==> flow/design.v <==
module float_adder(
    input   clk,
    input   rst,
    input   [31:0]  x,
    input   [31:0]  y,
    output  reg [31:0]  z,
    output  reg [1:0]   overflow, 
    output  reg done
);
    reg [24:0]  m_x, m_y, m_z;
    reg [7:0]   exp_x, exp_y, exp_z;
    reg [2:0]   state_now;
    reg sign_z;
    reg [31:0]  x_q, y_q;
    reg [24:0] out_x,out_y,mid_y,mid_x;
    reg [7:0] move_tot;
    reg [2:0] bigger;
    parameter start = 3'b000, zerocheck = 3'b001, equalcheck = 3'b010, addm = 3'b011, normal = 3'b100, over = 3'b110;
    always @(posedge clk) begin
        if(!rst)begin
            state_now <= start;
            done <= 1'b0;
        end
        else begin
        done <= 1'b0;
        case(state_now)
            start:
                begin
                    x_q <= x;
                    y_q <= y;
                    bigger <= 2'b00;
                    exp_x <= x[30:23];
                    exp_y <= y[30:23];
                    m_x <= {1'b0, 1'b1, x[22:0]};
                    m_y <= {1'b0, 1'b1, y[22:0]};
                    out_x <= 25'b0;
                    out_y <= 25'b0;
                    move_tot <= 8'b0;
                    mid_y<={24'b0,1'b1};
                    mid_x<={24'b0,1'b1};
                    if((x[30:23] == 8'd255 && x[22:0] != 0) || (y[30:23] == 8'd255 && y[22:0] != 0)) 
                        begin
                            overflow <= 2'b11;
                            state_now <= over;
                            sign_z <= 1'b1;
                            exp_z <= 8'b11111111;
                            m_z <= 23'b11111111111111111111111;
                        end
                    else if((x[30:23] == 8'd255 && x[22:0] == 0) || (y[30:23] == 8'd255 && y[22:0] == 0)) 
                        begin
                            overflow <= 2'b11;
                            state_now <= over;
                            sign_z <= 1'b0;
                            exp_z <= 8'b11111111;
                            m_z <= 23'b0;
                        end
                    else
                        begin
                            overflow <= 2'b00;
                            state_now <= zerocheck;
                        end
                end
            zerocheck:
                begin
                    if(m_x[22:0] == 23'b0 && exp_x == 8'b0)
                        begin
                            sign_z <= y_q[31];
                            exp_z <= exp_y;
                            m_z <= m_y;
                            state_now <= over;
                        end
                    else if(m_y[22:0] == 23'b0 && exp_y == 8'b0)
                        begin
                            sign_z <= x_q[31];
                            exp_z <= exp_x;
                            m_z <= m_x;
                            state_now <= over;
                        end
                    else
                        begin
                            state_now <= equalcheck;
                        end
                    if(m_x[22:0] != 23'b0 && exp_x == 8'b0)
                        begin
                            m_x <= {1'b0, 1'b0, x_q[22:0]};
                        end
                    if(m_y[22:0] != 23'b0 && exp_y == 8'b0)
                        begin
                            m_y <= {1'b0, 1'b0, y_q[22:0]};
                        end
                end
            equalcheck:
                begin
                    if(exp_x == exp_y)
                        begin
                            if(bigger == 2'b0)
                                begin
                                    state_now <= addm; 
                                end
                            else if(bigger == 2'b10)
                                begin
                                    if(out_y > mid_y)
                                        begin
                                            m_y <= m_y + 1'b1;
                                        end 
                                    else if(out_y < mid_y)
                                        begin
                                            m_y <= m_y;
                                        end
                                    else if(out_y == m_y)
                                        begin
                                            if(m_y[0] == 1)
                                                begin
                                                    m_y <= m_y + 1'b1;
                                                end
                                            else
                                                begin
                                                    m_y <= m_y;
                                                end
                                        end
                                    state_now <= addm;
                                end
                            else if(bigger == 2'b01)
                                begin
                                    if(out_x > mid_x)
                                        begin
                                            m_x <= m_x + 1'b1;
                                        end 
                                    else if(out_x < mid_x)
                                        begin
                                            m_x <= m_x;
                                        end
                                    else if(out_x == m_x)
                                        begin
                                            if(m_x[0] == 1)
                                                begin
                                                    m_x <= m_x + 1'b1;
                                                end
                                            else
                                                begin
                                                    m_x <= m_x;
                                                end
                                        end
                                    state_now <= addm;
                                end
                        end
                    else
                        begin
                            if(exp_x > exp_y)
                                begin
                                    bigger <= 2'b01;
                                    exp_y <= exp_y + 1'b1;
                                    m_y[23:0] <= {1'b0, m_y[23:1]};
                                    out_y[move_tot] <= m_y[0];
                                    mid_y <= {mid_y[23:0], mid_y[24]};
                                    move_tot <= move_tot + 1'b1;
                                    if(m_y == 24'b0) 
                                        begin
                                            sign_z <= x_q[31];
                                            exp_z <= exp_x;
                                            m_z <= m_x;
                                            state_now <= over;
                                        end
                                    else
                                        begin
                                            state_now <= equalcheck;
                                        end
                                end 
                            else
                                begin
                                    bigger <= 2'b10;
                                    exp_x <= exp_x + 1'b1;
                                    m_x[23:0] <= {1'b0, m_x[23:1]};
                                    out_x[move_tot] <= m_x[0];
                                    mid_x <= {mid_x[23:0], mid_x[24]};
                                    move_tot <= move_tot + 1'b1;
                                    if(m_x == 24'b0) 
                                        begin
                                            sign_z <= y_q[31];
                                            exp_z <= exp_y;
                                            m_z <= m_y;
                                            state_now <= over;
                                        end
                                    else
                                        begin
                                            state_now <= equalcheck;
                                        end
                                end
                        end
                end
            addm:
                begin
                    if(x_q[31] ^ y_q[31] == 1'b0)
                        begin
                            exp_z <= exp_x;
                            sign_z <= x_q[31];
                            m_z <= m_x + m_y;
                            state_now <= normal;
                        end 
                    else
                        begin
                            if(m_x > m_y)
                                begin
                                    exp_z <= exp_x;
                                    sign_z <= x_q[31];
                                    m_z <= m_x - m_y;
                                    state_now <= normal;
                                end
                            else if(m_x < m_y)
                                begin
                                    exp_z <= exp_y;
                                    sign_z <= y_q[31];
                                    m_z <= m_y - m_x;
                                    state_now <= normal;
                                end
                            else
                                begin
                                    sign_z <= 1'b0;
                                    exp_z <= 8'b0;
                                    m_z <= 23'b0;
                                    state_now <= over;
                                end
                        end
                end
            normal:
                begin
                    if(m_z[24] == 1'b1)
                        begin
                            if(m_z[0] == 1)
                                begin
                                    m_z <= m_z + 1'b1;
                                    m_z[0] <= 0;
                                    state_now <= normal;
                                end
                            else
                                begin
                                     m_z <= {1'b0, m_z[24:1]};
                                    exp_z <= exp_z + 1'b1;
                                    state_now <= over;
                                end
                        end 
                    else
                        begin
                            if(m_z[23] == 1'b0 && exp_z >= 1)
                                begin
                                    m_z <= {m_z[23:0], 1'b0};
                                    exp_z <= exp_z - 1'b1;
                                    state_now <= normal;
                                end 
                            else
                                begin
                                    state_now <= over;
                                end
                        end
                end
            over:
                begin
                    z <= {sign_z, exp_z[7:0], m_z[22:0]};
                    done <= 1'b1;
                    if(overflow)
                        begin
                            overflow <= overflow;
                            state_now <= start;
                        end
                    else if(exp_z == 8'd255)
                        begin
                            overflow <= 2'b01;
                            state_now <= start;
                        end
                    else if(exp_z == 8'd0 && m_z[22:0] != 23'b0)
                        begin
                            overflow <= 2'b10;
                            state_now <= start;
                        end
                    else
                        begin
                            overflow <= 2'b0;
                            state_now <= start;
                        end
                end
            default:
                begin
                    state_now <= start;
                end
        endcase    
        end
    end
endmodule
# Tool chain data of float_adder
# Each step is given for the RTL above and for the edited RTL.
# "orig" refers to lines of the RTL above, "edited" to lines of the edited file.
# "delta" is "edited" less "orig", of the values as shown; "change_rel_pct" is that difference over "orig", in percent.
# Cell names lack the library's common part.
# A cell with -- has no value.
[setup]
top_module = "float_adder"
clock_port = "clk"
library = "sky130hd"
pvt_corner = "tt_025C_1v80"

# Diff
# The edit as a unified diff against the file above.
# This change comes from a script, not from a designer. No optimisation was intended, and the edited design may behave differently.
# begin of diff
@@ -4,5 +4,5 @@
     input   [31:0]  x,
     input   [31:0]  y,
-    output  reg [31:0]  z,
+    output  reg [23:0]  z,
     output  reg [1:0]   overflow, 
     output  reg done
# end of diff

# After elaboration
# Yosys after proc, flatten, opt, wreduce and memory -nomap, before mapping. Memory bits, and registers merged into a memory's read port (data or address), are not among the register bits. Print and check cells are not counted. Equal cells are merged and count once.
[bits]
columns = ["element", "orig", "edited", "delta", "change_rel_pct"]
rows = [
  ["clocked_rd_ports_x_width", 0, 0, 0, "--"],
  ["latchBits", 0, 0, 0, "--"],
  ["ff_bits", 313, 304, -9, -2.88],
  ["memories", 0, 0, 0, "--"],
  ["mem_bits_rw", 0, 0, 0, "--"],
  ["rom_bits", 0, 0, 0, "--"],
  ["output_inout_bits", 35, 27, -8, -22.86],
]
[op_classes]
columns = ["element", "orig", "edited", "delta", "change_rel_pct"]
rows = [
  ["n_mul", 0, 0, 0, "--"],
  ["reduce_and_logical", 50, 48, -2, -4.00],
  ["n_cmp", 8, 8, 0, 0.00],
  ["bitwise", 8, 8, 0, 0.00],
  ["div_mod_pow", 0, 0, 0, "--"],
  ["shifts", 3, 3, 0, 0.00],
  ["addsub", 12, 12, 0, 0.00],
  ["muxes", 143, 133, -10, -6.99],
  ["equal", 49, 49, 0, 0.00],
]
[ops]
columns = ["operator", "orig", "edited", "delta", "change_rel_pct"]
rows = [
  ["1-bit 2-to-1 mux", 41, 32, -9, -21.95],
  ["7-bit AND reduction", 2, 1, -1, -50.00],
  ["1-bit parallel mux with 4-bit select", 1, 0, -1, -100.00],
  ["4-bit nonzero test", 1, 0, -1, -100.00],
]
# Unchanged operator kinds not shown: 58.

# Logic depth
# Depth = most cells in a row (Yosys ltp): at word level without a register or memory, in the mapped netlist without a sequential cell, where the memories' decode and read muxes count.
[logic_depth]
columns = ["element", "orig", "edited", "delta", "change_rel_pct"]
rows = [
  ["word_depth", 10, 10, 0, 0.00],
  ["abc_area", "0", "0", "--", "--"],
  ["depth_mapped", 14, 15, 1, 7.14],
]

# Synthesis result
# The flow's flattened synthesis, as Yosys stat reports it; memories are mapped. The netlist is that of the ABC_AREA named above (0 if unset); the other value can give another one.
[types]
columns = ["type", "orig", "edited", "delta", "change_rel_pct"]
rows = [
  ["nor2_1", 261, 135, -126, -48.28],
  ["and2_1", 19, 80, 61, 321.05],
  ["nor2b_1", 21, 58, 37, 176.19],
  ["a222oi_1", 1, 31, 30, 3000.00],
  ["clkbuf_1", 131, 105, -26, -19.85],
  ["buf_2", 9, 32, 23, 255.56],
  ["a21oi_1", 166, 145, -21, -12.65],
  ["o21ai_1", 2, 23, 21, 1050.00],
  ["a22o_1", 20, 4, -16, -80.00],
  ["a22oi_1", 21, 6, -15, -71.43],
  ["a21boi_1", 0, 15, 15, "--"],
  ["inv_1", 148, 162, 14, 9.46],
  ["o221ai_1", 26, 15, -11, -42.31],
  ["and3_1", 24, 13, -11, -45.83],
  ["edfxtp_1", 290, 281, -9, -3.10],
  ["nor3_1", 53, 61, 8, 15.09],
  ["o22ai_1", 12, 4, -8, -66.67],
  ["o21ai_0", 107, 114, 7, 6.54],
]
# Unchanged cell types not shown: 10.
# Not every row of either side is listed.
[synth_totals]
columns = ["element", "orig", "edited", "delta", "change_rel_pct"]
rows = [
  ["ffs", 300, 291, -9, -3.00],
  ["buf_cells", 145, 154, 9, 6.21],
  ["area_mm2", 0.0216708, 0.0219836, 0.0003128, 1.44],
  ["cells", 2328, 2330, 2, 0.09],
]

# Path before layout
# OpenSTA on the mapped netlist: ideal clock, no wires. The path of least setup slack (recovery checks aside). Input and output delay are each 20% of the period. Register names are those of the netlist, which keeps one name where synthesis merged equal registers.
[synth_timing]
columns = ["element", "orig", "edited", "delta", "change_rel_pct"]
rows = [
  ["path_type", "flip-flop to flip-flop", "flip-flop to flip-flop", "--", "--"],
  ["startpoint", "reg exp_x[5]", "reg exp_x[2]", "--", "--"],
  ["endpoint", "reg exp_y[0]", "reg exp_x[0]", "--", "--"],
  ["path_slack_ns", -1.280, -0.183, 1.097, "--"],
  ["delay_ns", 6.280, 5.182, -1.098, -17.48],
  ["arrival_time_ns", 5.717, 4.689, -1.028, -17.98],
  ["required_time_ns", 4.437, 4.507, 0.070, 1.58],
  ["path_stages", 7, 9, 2, 28.57],
  ["period_ns", 5.0, 5.0, 0.0, 0.00],
  ["synth_period_reached_ns", 6.28, 5.183, -1.097, -17.47],
]
# "delay_ns" = arrival - input delay + setup time.
# "path_stages" counts driving pins, that of a launching flip-flop among them; a cell with two outputs on the path counts twice.
# "synth_period_reached_ns" is the clock period less the worst setup slack; recovery checks do not enter. This is arithmetic on one report: input and output delays are still those of the set period (20% each).
# The rows between start and end are the longest chain of elaborated cells between them; the timing report does not say that the signal goes this way. Where chains are equally long, one stands for them.
# A line is the first line of the expression or statement that the cell stems from. Yosys adds cells for indexed reads and writes and turns some case tables into memories.
# orig: Only ways into the end's enable, where the timed path ends, are counted here.
[synth_via_orig]
path_cell_list = "edfxtp_1 ha_1 nand4_1 nor2_1 nor2_1 nand2b_1 a21boi_0"
elab_chain_cells = 3
cone_cells = 5
classes_between = "compare (1); eq/ne (3); reduce/logical (1)"
[synth_lines_orig]
columns = ["element", "line", "rtl"]
rows = [
  ["start: declaration", 11, "reg [7:0]   exp_x, exp_y, exp_z;"],
  ["start: assignment", 32, "exp_x <= x[30:23];"],
  ["start: assignment", 172, "exp_x <= exp_x + 1'b1;"],
  ["8-bit > comparator", 149, "if(exp_x > exp_y)"],
  ["2-bit inequality test", "--", ""],
  ["4-bit AND reduction", "--", ""],
  ["end: assignment", 33, "exp_y <= y[30:23];"],
  ["end: assignment", 152, "exp_y <= exp_y + 1'b1;"],
  ["end: declaration", 11, ""],
]
# edited: Only ways into the end's enable, where the timed path ends, are counted here.
[synth_via_edited]
path_cell_list = "edfxtp_1 ha_1 nand4_1 or3_1 clkbuf_1 and2_1 clkbuf_1 clkbuf_1 a21oi_1"
elab_chain_cells = 3
cone_cells = 5
classes_between = "compare (1); eq/ne (3); reduce/logical (1)"
[synth_lines_edited]
columns = ["element", "line", "rtl"]
rows = [
  ["start: declaration", 11, "reg [7:0]   exp_x, exp_y, exp_z;"],
  ["start: assignment", 32, "exp_x <= x[30:23];"],
  ["start: assignment", 172, "exp_x <= exp_x + 1'b1;"],
  ["8-bit > comparator", 149, "if(exp_x > exp_y)"],
  ["2-bit inequality test", "--", ""],
  ["4-bit AND reduction", "--", ""],
  ["end: assignment", 32, ""],
  ["end: assignment", 172, ""],
  ["end: declaration", 11, ""],
]

# Path in the finished layout
# From the final timing report of the runs of pair A: the path of least setup slack in the routed layout; clock arrival at registers is part of the times.
[layout_timing]
columns = ["element", "orig", "edited", "delta", "change_rel_pct"]
rows = [
  ["path_type", "flip-flop to flip-flop", "flip-flop to flip-flop", "--", "--"],
  ["startpoint", "reg m_y[2]", "reg m_y[0]", "--", "--"],
  ["endpoint", "reg m_z[24]", "reg m_z[22]", "--", "--"],
  ["path_slack_ns", 0.78, 0.80, 0.02, "--"],
  ["period_ns", 5.0, 5.0, 0.0, 0.00],
  ["path_stages", 12, 14, 2, 16.67],
  ["required_time_ns", 5.26, 5.32, 0.06, 1.14],
  ["arrival_time_ns", 4.48, 4.52, 0.04, 0.89],
]
# The rows between start and end are the longest chain of elaborated cells between them; the timing report does not say that the signal goes this way. Where chains are equally long, one stands for them.
# A register here has more assigning lines than the two given.
# orig: Ways into the end's enable are left out, as the timed path ends at the data pin.
[layout_via_orig]
path_cell_list = "edfxtp_1 buf_4 ha_1 nand3_1 a211oi_1 nor3_1 o21ai_0 a21oi_1 o21a_1 o21ai_0 xnor2_1 o221ai_1"
elab_chain_cells = 5
cone_cells = 17
classes_between = "add/sub (3); compare (2); mux (9); reduce/logical (3)"
[layout_lines_orig]
columns = ["element", "line", "rtl"]
rows = [
  ["start: declaration", 10, "reg [24:0]  m_x, m_y, m_z;"],
  ["start: assignment", 35, "m_y <= {1'b0, 1'b1, y[22:0]};"],
  ["start: assignment", 89, "m_y <= {1'b0, 1'b0, y_q[22:0]};"],
  ["25-bit subtractor", 213, "m_z <= m_y - m_x;"],
  ["24-bit 2-to-1 mux", 209, "else if(m_x < m_y)"],
  ["24-bit 2-to-1 mux", 202, "if(m_x > m_y)"],
  ["24-bit 2-to-1 mux", 193, "if(x_q[31] ^ y_q[31] == 1'b0)"],
  ["24-bit parallel mux with 5-bit select", 26, "case(state_now)"],
  ["end: assignment", 69, "m_z <= m_y;"],
  ["end: assignment", 76, "m_z <= m_x;"],
  ["end: declaration", 10, ""],
]
# edited: Ways into the end's enable are left out, as the timed path ends at the data pin.
[layout_via_edited]
path_cell_list = "edfxtp_1 inv_1 ha_1 inv_1 fa_1 a21o_1 a221o_1 a2111oi_0 o21ai_1 a21oi_2 o21ai_1 a31oi_1 nand2_1 a21bo_1"
elab_chain_cells = 5
cone_cells = 17
classes_between = "add/sub (3); compare (2); mux (9); reduce/logical (3)"
[layout_lines_edited]
columns = ["element", "line", "rtl"]
rows = [
  ["start: declaration", 10, "reg [24:0]  m_x, m_y, m_z;"],
  ["start: assignment", 35, "m_y <= {1'b0, 1'b1, y[22:0]};"],
  ["start: assignment", 89, "m_y <= {1'b0, 1'b0, y_q[22:0]};"],
  ["25-bit subtractor", 213, "m_z <= m_y - m_x;"],
  ["24-bit 2-to-1 mux", 209, "else if(m_x < m_y)"],
  ["24-bit 2-to-1 mux", 202, "if(m_x > m_y)"],
  ["24-bit 2-to-1 mux", 193, "if(x_q[31] ^ y_q[31] == 1'b0)"],
  ["24-bit parallel mux with 5-bit select", 26, "case(state_now)"],
  ["end: assignment", 69, "m_z <= m_y;"],
  ["end: assignment", 76, "m_z <= m_x;"],
  ["end: declaration", 10, ""],
]

# Flow runs
# Both versions went through the flow (Yosys, OpenROAD) with the same settings in each pair. Constraints: input delay and output delay 20% of the set period each, output load 0.01 pF.
[settings_pair_A]
CORE_UTILIZATION = 40
period_ns = 5.0
CAP_MARGIN = 20
CORE_MARGIN = 2
SLEW_MARGIN = 20
[measured_pair_A]
columns = ["element", "orig", "edited", "delta", "change_rel_pct"]
rows = [
  ["design.die.area_mm2", 0.0560553, 0.0568512, 0.0007959, 1.42],
  ["total_power_mw", 7.768, 7.823, 0.055, 0.71],
  ["final_hold_ws_ns", 0.479, 0.544, 0.065, "--"],
  ["post_route_stdcell_area_mm2", 0.0250102, 0.0251278, 0.0001176, 0.47],
  ["tns_setup_ns", 0.000, 0.000, 0.000, "--"],
  ["utilization_pct", 46.6, 46.5, -0.1, "--"],
  ["worst_setup_slack_ns", 0.784, 0.803, 0.019, "--"],
  ["clock_period_reached_ns", 4.216, 4.197, -0.019, -0.45],
  ["yosys.chip_area_mm2", 0.0216708, 0.0219836, 0.0003128, 1.44],
]
[settings_pair_B]
CORE_ASPECT_RATIO = 1.82
CORE_MARGIN = 9
CORE_UTILIZATION = 65
CTS_CLUSTER_DIAMETER = 131
GPL_TIMING_DRIVEN = 1
SETUP_SLACK_MARGIN = 1.62
period_ns = 5.5
CAP_MARGIN = 20
SLEW_MARGIN = 20
[measured_pair_B]
columns = ["element", "orig", "edited", "delta", "change_rel_pct"]
rows = [
  ["design.die.area_mm2", 0.0405337, 0.0410646, 0.0005309, 1.31],
  ["total_power_mw", 6.681, 6.983, 0.302, 4.52],
  ["final_hold_ws_ns", 0.485, 0.543, 0.058, "--"],
  ["post_route_stdcell_area_mm2", 0.0246424, 0.0248313, 0.0001889, 0.77],
  ["tns_setup_ns", 0.000, 0.000, 0.000, "--"],
  ["utilization_pct", 75.5, 74.7, -0.8, "--"],
  ["worst_setup_slack_ns", 1.611, 1.512, -0.099, "--"],
  ["clock_period_reached_ns", 3.889, 3.988, 0.099, 2.55],
  ["yosys.chip_area_mm2", 0.0216708, 0.0219836, 0.0003128, 1.44],
]
# "clock_period_reached_ns": clock period set for the run, less the worst setup slack. It is reckoned from that one timing run; input and output delays stay at 20% of the period that was set.
# "total_power_mw" is the tool's figure for a default switching activity; nothing was simulated.
